==> flow/design.v <==
`timescale 1ns / 1ps
module sparse_detector #(
    parameter WORD_SIZE = 64
)(
    input  wire [WORD_SIZE-1:0] data_in,
    output wire                 is_zero,     
    output wire                 is_sparse    
);
    assign is_zero = (data_in == {WORD_SIZE{1'b0}});
    function integer count_ones;
        input [WORD_SIZE-1:0] v;
        integer i, cnt;
        begin
            cnt = 0;
            for (i = 0; i < WORD_SIZE; i = i + 1)
                cnt = cnt + v[i];
            count_ones = cnt;
        end
    endfunction
    wire [6:0] ones_count = count_ones(data_in);
    assign is_sparse = (ones_count < (WORD_SIZE / 10));
endmodule
`timescale 1ns / 1ps
module adaptive_pe #(
    parameter integer MAX_WIDTH = 64,
    parameter integer MAX_ACC_WIDTH = 20   
)(
    input  wire                         clk,
    input  wire                         reset,
    input  wire                         ce,
    input  wire                         accumulate,
    input  wire                         test_mode,
    input  wire [2:0]                   precision_mode,
    input  wire [MAX_WIDTH-1:0]         weight_in,
    input  wire [MAX_WIDTH-1:0]         activation_in,
    input  wire [MAX_WIDTH-1:0]         mask_in,
    output reg  [MAX_ACC_WIDTH-1:0]     accumulated_sum,
    output wire                         clock_gated,
    output wire                         computation_skipped,
    output wire [2:0]                   active_precision   
);
    reg [6:0] active_bits;       
    reg [5:0] parallel_ops;      
    reg [8:0] max_value;         
    always @(*) begin
        case (precision_mode)
            3'b000: begin   
                active_bits = 7'd64;
                parallel_ops = 6'd64;
                max_value = 9'd1;
            end
            3'b001: begin   
                active_bits = 7'd64;
                parallel_ops = 6'd32;
                max_value = 9'd3;
            end
            3'b010: begin   
                active_bits = 7'd64;
                parallel_ops = 6'd16;
                max_value = 9'd15;
            end
            3'b011: begin   
                active_bits = 7'd64;
                parallel_ops = 6'd8;
                max_value = 9'd255;
            end
            default: begin   
                active_bits = 7'd64;
                parallel_ops = 6'd64;
                max_value = 9'd1;
            end
        endcase
    end
    assign active_precision = precision_mode;
    wire weight_is_zero, activation_is_zero;
    wire weight_is_sparse, activation_is_sparse;
    sparse_detector #(
        .WORD_SIZE(MAX_WIDTH)
    ) weight_detector (
        .data_in(weight_in),
        .is_zero(weight_is_zero),
        .is_sparse(weight_is_sparse)
    );
    sparse_detector #(
        .WORD_SIZE(MAX_WIDTH)
    ) activation_detector (
        .data_in(activation_in),
        .is_zero(activation_is_zero),
        .is_sparse(activation_is_sparse)
    );
    wire skip_compute = weight_is_zero || activation_is_zero;
    assign computation_skipped = skip_compute && ce;
    wire pe_enable = ce && !skip_compute;
    wire acc_enable = pe_enable || test_mode;
    assign clock_gated = !pe_enable;
    reg [MAX_ACC_WIDTH-1:0] compute_result;
    always @(*) begin
        case (precision_mode)
            3'b000: compute_result = compute_1bit();
            3'b001: compute_result = compute_2bit();
            3'b010: compute_result = compute_4bit();
            3'b011: compute_result = compute_8bit();
            default: compute_result = {MAX_ACC_WIDTH{1'b0}};
        endcase
    end
    function [MAX_ACC_WIDTH-1:0] compute_1bit;
        reg [MAX_WIDTH-1:0] xnor_result;
        integer i, count;
        begin
            xnor_result = ~(weight_in ^ activation_in) & mask_in;
            count = 0;
            for (i = 0; i < MAX_WIDTH; i = i + 1) begin
                count = count + xnor_result[i];
            end
            compute_1bit = count[MAX_ACC_WIDTH-1:0];
        end
    endfunction
    function [MAX_ACC_WIDTH-1:0] compute_2bit;
        integer i;
        reg [1:0] w, a;
        reg [3:0] product;
        integer sum;
        begin
            sum = 0;
            for (i = 0; i < 32; i = i + 1) begin
                w = weight_in[i*2 +: 2];
                a = activation_in[i*2 +: 2];
                product = w * a;   
                sum = sum + product;
            end
            compute_2bit = sum[MAX_ACC_WIDTH-1:0];
        end
    endfunction
    function [MAX_ACC_WIDTH-1:0] compute_4bit;
        integer i;
        reg [3:0] w, a;
        reg [7:0] product;
        integer sum;
        begin
            sum = 0;
            for (i = 0; i < 16; i = i + 1) begin
                w = weight_in[i*4 +: 4];
                a = activation_in[i*4 +: 4];
                product = w * a;   
                sum = sum + product;
            end
            compute_4bit = sum[MAX_ACC_WIDTH-1:0];
        end
    endfunction
    function [MAX_ACC_WIDTH-1:0] compute_8bit;
        integer i;
        reg [7:0] w, a;
        reg [15:0] product;
        integer sum;
        begin
            sum = 0;
            for (i = 0; i < 8; i = i + 1) begin
                w = weight_in[i*8 +: 8];
                a = activation_in[i*8 +: 8];
                product = w * a;   
                sum = sum + product;
            end
            compute_8bit = sum[MAX_ACC_WIDTH-1:0];
        end
    endfunction
    always @(posedge clk or posedge reset) begin
        if (reset) begin
            accumulated_sum <= {MAX_ACC_WIDTH{1'b0}};
        end else if (acc_enable) begin
            if (!accumulate) begin
                accumulated_sum <= {MAX_ACC_WIDTH{1'b0}};
            end else begin
                accumulated_sum <= accumulated_sum + compute_result;
            end
        end
    end
endmodule
== Reports on adaptive_pe ==
The steps from the RTL of adaptive_pe to its reports follow in flow order.
Line numbers count from 1 in the design file above.
Library cell names are shortened.
A cell with -- has no value.
Set-up
  top module: adaptive_pe
  clock port: clk
  cell library: sky130hd
  timing corner: tt_025C_1v80

== Word-level counts ==
Counts by Yosys on the flattened word-level netlist (proc, flatten, opt, wreduce; memories kept). Register bits leave out memories and registers merged into their read ports (data or address); mux counts leave out enables and synchronous resets folded into registers. Print and check cells are left out. Cells with the same type and inputs are merged into one.
Operators by class
  multipliers: 56
  muxes and demuxes: 2
  reduce/logical cells: 9
  equal/unequal tests: 3
  add/subtract/negate cells: 117
  bitwise logic cells: 3
Operator list (number)
  multiplier 8 x 8 -> 16 bit: 8
  adder 20 x 1 -> 20 bit: 44
  multiplier 4 x 4 -> 8 bit: 16
  adder 20 x 4 -> 20 bit: 15
  multiplier 2 x 2 -> 4 bit: 32
  zero test 64 bit: 2
  parallel mux 20 bit (select 4 bit): 1
  AND 64 bit: 1
  bitwise XOR 64 bit: 1
  NOT 64 bit: 1
  adder 20 x 16 -> 20 bit: 3
  adder 20 x 8 -> 20 bit: 3
  adder 19 x 1 -> 20 bit: 1
  adder 19 x 16 -> 20 bit: 1
  adder 19 x 4 -> 20 bit: 1
  adder 19 x 8 -> 20 bit: 1
  adder 20 bit: 1
  two-way mux 20 bit: 1
  adder 18 x 1 -> 19 bit: 1
  adder 18 x 16 -> 19 bit: 1
  adder 18 x 4 -> 19 bit: 1
  adder 18 x 8 -> 19 bit: 1
  adder 17 x 1 -> 18 bit: 1
  adder 17 x 16 -> 18 bit: 1
  adder 17 x 4 -> 18 bit: 1
  adder 17 x 8 -> 18 bit: 1
  adder 16 x 1 -> 17 bit: 1
  adder 16 x 16 -> 17 bit: 1
Other operator kinds: 43; their cells: 47.
Storage and ports
  bits in registers: 20
  elaborated cells: 191

== Longest topological paths ==
Longest topological path by Yosys (ltp), each cell counted once; first at word level (registers and memories cut), then after technology mapping (sequential cells cut; the memories' decode and read muxes count).
Depth
  word-level depth: 69
  ABC_AREA: 0
  mapped depth: 40

== After synthesis ==
The flow's flattened synthesis, as Yosys stat reports it; memories are mapped. The netlist is that of the ABC_AREA named above (0 if unset); the other value can give another one.
Cells by type
  fa_1: number 869, area in all 1.74E+04 um^2
  ha_1: number 546, area in all 6.83E+03 um^2
  inv_1: number 1154, area in all 4.33E+03 um^2
  and2_1: number 283, area in all 1.77E+03 um^2
  nand2_1: number 221, area in all 829.546 um^2
  dfrtp_1: number 20, area in all 500.48 um^2
  nand2b_1: number 43, area in all 269.008 um^2
  xnor2_1: number 30, area in all 262.752 um^2
  a21o_1: number 28, area in all 210.202 um^2
  nor4_1: number 33, area in all 206.448 um^2
  nor2b_1: number 32, area in all 200.192 um^2
  a21oi_1: number 35, area in all 175.168 um^2
  xor2_1: number 19, area in all 166.41 um^2
  nor2_1: number 29, area in all 108.854 um^2
  nand3_1: number 19, area in all 95.091 um^2
  o21ai_0: number 15, area in all 75.072 um^2
  nand4_1: number 10, area in all 62.56 um^2
  a22oi_1: number 8, area in all 60.058 um^2
Not listed: further types 40, cells in them 95.
Synthesis totals
  sequential part of the area: 500.5 um^2
  cell area after synthesis: 34267.9 um^2
  mapped cells: 3489
  mapped flip-flops: 20
By module: a second synthesis without flattening, with its own total; a netlist apart from the flattened one above.
Second synthesis, totals
  cell total of the unflattened synthesis: 3825
  area total of the unflattened synthesis: 37676.1 um^2
Rows give one instance, submodules left out.
By module
  adaptive_pe: instances 1, seq. area 500.5 um^2, cells 3441, area 34005.1 um^2
  sparse_detector (WORD_SIZE=64): instances 2, seq. area 0.0 um^2, cells 192, area 1835.5 um^2

== Timing after synthesis ==
OpenSTA on the mapped netlist: ideal clock, no wires. The path of least setup slack (recovery checks aside). Input and output delay are each 20% of the period. Register names are those of the netlist, which keeps one name where synthesis merged equal registers.
Timing path after synthesis
  kind: input to register
  start point: in weight_in[61]
  end point: reg accumulated_sum[19]
  driving pins on the path: 36
  library setup time: 0.127 ns
  data required time: 12.873 ns
  path slack: 1.592 ns
  period: 13.0 ns
  delay of the path: 8.808 ns
  arrival time: 11.281 ns
  synthesis period reached: 11.408 ns
"delay of the path" = arrival - input delay + setup time.
"driving pins on the path" counts driving pins, that of a launching flip-flop among them; a cell with two outputs on the path counts twice.
"synthesis period reached" = period - worst setup slack (recovery checks aside). The figure is calculated, with input and output delays left at 20% of the set period.
Between the ends stands the longest chain of elaborated cells between them, by number of cells; it is not shown to be the way that was timed. Of several equally long chains one is given.
A line is the first line of the expression or statement that the cell stems from. Yosys adds cells for indexed reads and writes and turns some case tables into memories.
A register here has more assigning lines than the two given.
On the way, after synthesis
  path through: ha_1 inv_1 fa_1 fa_1 inv_1 fa_1 fa_1 inv_1 fa_1 fa_1 inv_1 fa_1 inv_1 fa_1 fa_1 fa_1 inv_1 ha_1 a21o_1 a21o_1 a21oi_1 nor2_1 a211oi_1 o21ai_1 a211oi_1 o22ai_1 ha_1 nand3_1 nor2_1 nor3b_1 o21ai_0 nor3_1 o41ai_2 xnor2_1 a21oi_1 o22ai_1
  cells in the longest elaborated chain: 9
RTL lines, path after synthesis
  start: declaration: line 34  | input  wire [MAX_WIDTH-1:0]         weight_in,
  bitwise XOR 64 bit: line 110  | xnor_result = ~(weight_in ^ activation_in) & mask_in;
  NOT 64 bit: line 110
  AND 64 bit: line 110
  adder 20 x 1 -> 20 bit x3: line 113  | count = count + xnor_result[i];
  parallel mux 20 bit (select 4 bit): line 98  | case (precision_mode)
  adder 20 bit: line 173  | accumulated_sum <= accumulated_sum + compute_result;
  two-way mux 20 bit: line 170  | if (!accumulate) begin
  end: assignment: line 171  | accumulated_sum <= {MAX_ACC_WIDTH{1'b0}};
  end: assignment: line 173
  end: declaration: line 37  | output reg  [MAX_ACC_WIDTH-1:0]     accumulated_sum,

== Timing after layout ==
Path of least setup slack in the final report of stored run 1 (OpenROAD, finished layout, wires in). Where an end is a register, its clock arrival counts in the times.
Timing path post-layout
  kind: input to register
  start point: in weight_in[59]
  end point: reg accumulated_sum[19]
  arrival time: 12.84 ns
  data required time: 13.17 ns
  library setup time: 0.08 ns
  period: 13.0 ns
  driving pins on the path: 36
  path slack: 0.33 ns
Between the ends stands the longest chain of elaborated cells between them, by number of cells; it is not shown to be the way that was timed. Of several equally long chains one is given.
A register here has more assigning lines than the two given.
On the way, post-layout
  path through: clkdlybuf4s50_1 ha_1 fa_1 fa_1 inv_1 fa_1 fa_1 fa_1 fa_1 inv_1 fa_1 fa_1 fa_1 inv_1 fa_1 inv_1 ha_1 or3_1 o211ai_1 buf_4 nand2b_1 a21o_1 a21o_1 a31oi_1 xor2_1 nor2_1 ha_1 nand3_1 nor2_1 nor3b_1 o21ai_1 nor3_2 o41ai_2 xnor2_1 a21oi_1 o22ai_1
  cells in the longest elaborated chain: 11
RTL lines, path post-layout
  start: declaration: line 34  | input  wire [MAX_WIDTH-1:0]         weight_in,
  bitwise XOR 64 bit: line 110  | xnor_result = ~(weight_in ^ activation_in) & mask_in;
  NOT 64 bit: line 110
  AND 64 bit: line 110
  adder 20 x 1 -> 20 bit x5: line 113  | count = count + xnor_result[i];
  parallel mux 20 bit (select 4 bit): line 98  | case (precision_mode)
  adder 20 bit: line 173  | accumulated_sum <= accumulated_sum + compute_result;
  two-way mux 20 bit: line 170  | if (!accumulate) begin
  end: assignment: line 171  | accumulated_sum <= {MAX_ACC_WIDTH{1'b0}};
  end: assignment: line 173
  end: declaration: line 37  | output reg  [MAX_ACC_WIDTH-1:0]     accumulated_sum,

adaptive_pe through Yosys and OpenROAD on sky130hd: 6 stored runs, unordered, with their settings and measured results. The constraints put input and output delay at 20% of the set period each and load the outputs with 0.01 pF.
"achieved clock period (ns)" = clock period - worst setup slack. The figure is calculated, with input and output delays left at 20% of the set period.
"worst setup path time (ns)" = time allowed to the worst setup path (clock period - input delay - output delay, where it has them) - its slack; a late launch clock adds to it, a late capture clock takes from it.

settings of stored run 1
{
  "CORE_UTILIZATION": 40,
  "period_ns": 13.0,
  "CAP_MARGIN": 20,
  "CORE_MARGIN": 2,
  "SLEW_MARGIN": 20
}
report of stored run 1
yosys chip area after synthesis (um^2): 34267.9
finish__design__die__area: 88027.9
finish__design__instance__area__stdcell: 39332.7
finish__design__instance__utilization: 0.4627
finish__timing__setup__ws: 0.327
finish__timing__setup__tns: 0.000
finish__timing__hold__ws: 0.513
achieved clock period (ns): 12.673
worst setup path time (ns): 10.07
worst setup path kind: input to register

settings of stored run 2
{
  "CORE_MARGIN": 7,
  "CORE_UTILIZATION": 21,
  "CTS_CLUSTER_DIAMETER": 241,
  "GPL_TIMING_DRIVEN": 1,
  "HOLD_SLACK_MARGIN": 0.04,
  "PLACE_DENSITY_LB_ADDON": 0.25,
  "TNS_END_PERCENT": 45,
  "period_ns": 7.36,
  "CAP_MARGIN": 20,
  "SLEW_MARGIN": 20
}
report of stored run 2
yosys chip area after synthesis (um^2): 34267.9
finish__design__die__area: 174686.0
finish__design__instance__area__stdcell: 46923.8
finish__design__instance__utilization: 0.2889
finish__timing__setup__ws: -3.211
finish__timing__setup__tns: -48.855
finish__timing__hold__ws: 0.525
achieved clock period (ns): 10.571
worst setup path time (ns): 9.10
worst setup path kind: input to register

settings of stored run 3
{
  "ABC_AREA": 0,
  "CAP_MARGIN": 15,
  "CELL_PAD_IN_SITES_DETAIL_PLACEMENT": 1,
  "CELL_PAD_IN_SITES_GLOBAL_PLACEMENT": 3,
  "CORE_MARGIN": 8,
  "CTS_CLUSTER_DIAMETER": 68,
  "GPL_ROUTABILITY_DRIVEN": 0,
  "MAX_ROUTING_LAYER": "met4",
  "MIN_ROUTING_LAYER": "met1",
  "TNS_END_PERCENT": 5,
  "period_ns": 20.7,
  "CORE_UTILIZATION": 40,
  "SLEW_MARGIN": 20
}
report of stored run 3
yosys chip area after synthesis (um^2): 34267.9
finish__design__die__area: 95292.6
finish__design__instance__area__stdcell: 38030.2
finish__design__instance__utilization: 0.4473
finish__timing__setup__ws: 5.631
finish__timing__setup__tns: 0.000
finish__timing__hold__ws: 0.527
achieved clock period (ns): 15.069
worst setup path time (ns): 10.93
worst setup path kind: input to register

settings of stored run 4
{
  "CORE_UTILIZATION": 58,
  "GPL_TIMING_DRIVEN": 0,
  "HOLD_SLACK_MARGIN": 0.14,
  "PLACE_DENSITY": 0.57,
  "SETUP_SLACK_MARGIN": 0.84,
  "period_ns": 8.69,
  "CAP_MARGIN": 20,
  "CORE_MARGIN": 2,
  "SLEW_MARGIN": 20
}
report of stored run 4
yosys chip area after synthesis (um^2): 34267.9
finish__design__die__area: 61043.6
finish__design__instance__area__stdcell: 39349.0
finish__design__instance__utilization: 0.6705
finish__timing__setup__ws: -2.334
finish__timing__setup__tns: -27.042
finish__timing__hold__ws: 0.506
achieved clock period (ns): 11.024
worst setup path time (ns): 9.29
worst setup path kind: input to register

settings of stored run 5
{
  "ABC_AREA": 0,
  "CAP_MARGIN": 15,
  "CELL_PAD_IN_SITES_DETAIL_PLACEMENT": 1,
  "CELL_PAD_IN_SITES_GLOBAL_PLACEMENT": 3,
  "CORE_MARGIN": 8,
  "CTS_CLUSTER_DIAMETER": 68,
  "GPL_ROUTABILITY_DRIVEN": 1,
  "MAX_ROUTING_LAYER": "met4",
  "MIN_ROUTING_LAYER": "met1",
  "SLEW_MARGIN": 10,
  "TNS_END_PERCENT": 5,
  "period_ns": 20.7,
  "CORE_UTILIZATION": 40
}
report of stored run 5
yosys chip area after synthesis (um^2): 34267.9
finish__design__die__area: 95292.6
finish__design__instance__area__stdcell: 38032.7
finish__design__instance__utilization: 0.4474
finish__timing__setup__ws: 5.445
finish__timing__setup__tns: 0.000
finish__timing__hold__ws: 0.524
achieved clock period (ns): 15.255
worst setup path time (ns): 11.12
worst setup path kind: input to register

settings of stored run 6
{
  "CAP_MARGIN": 40,
  "CORE_UTILIZATION": 70,
  "CTS_CLUSTER_DIAMETER": 91,
  "CTS_CLUSTER_SIZE": 68,
  "GPL_ROUTABILITY_DRIVEN": 1,
  "MAX_ROUTING_LAYER": "met4",
  "MIN_ROUTING_LAYER": "met2",
  "PLACE_DENSITY_LB_ADDON": 0.29,
  "SLEW_MARGIN": 35,
  "TNS_END_PERCENT": 25,
  "period_ns": 18.9,
  "CORE_MARGIN": 2
}
report of stored run 6: did not finish, route, GRT-0116
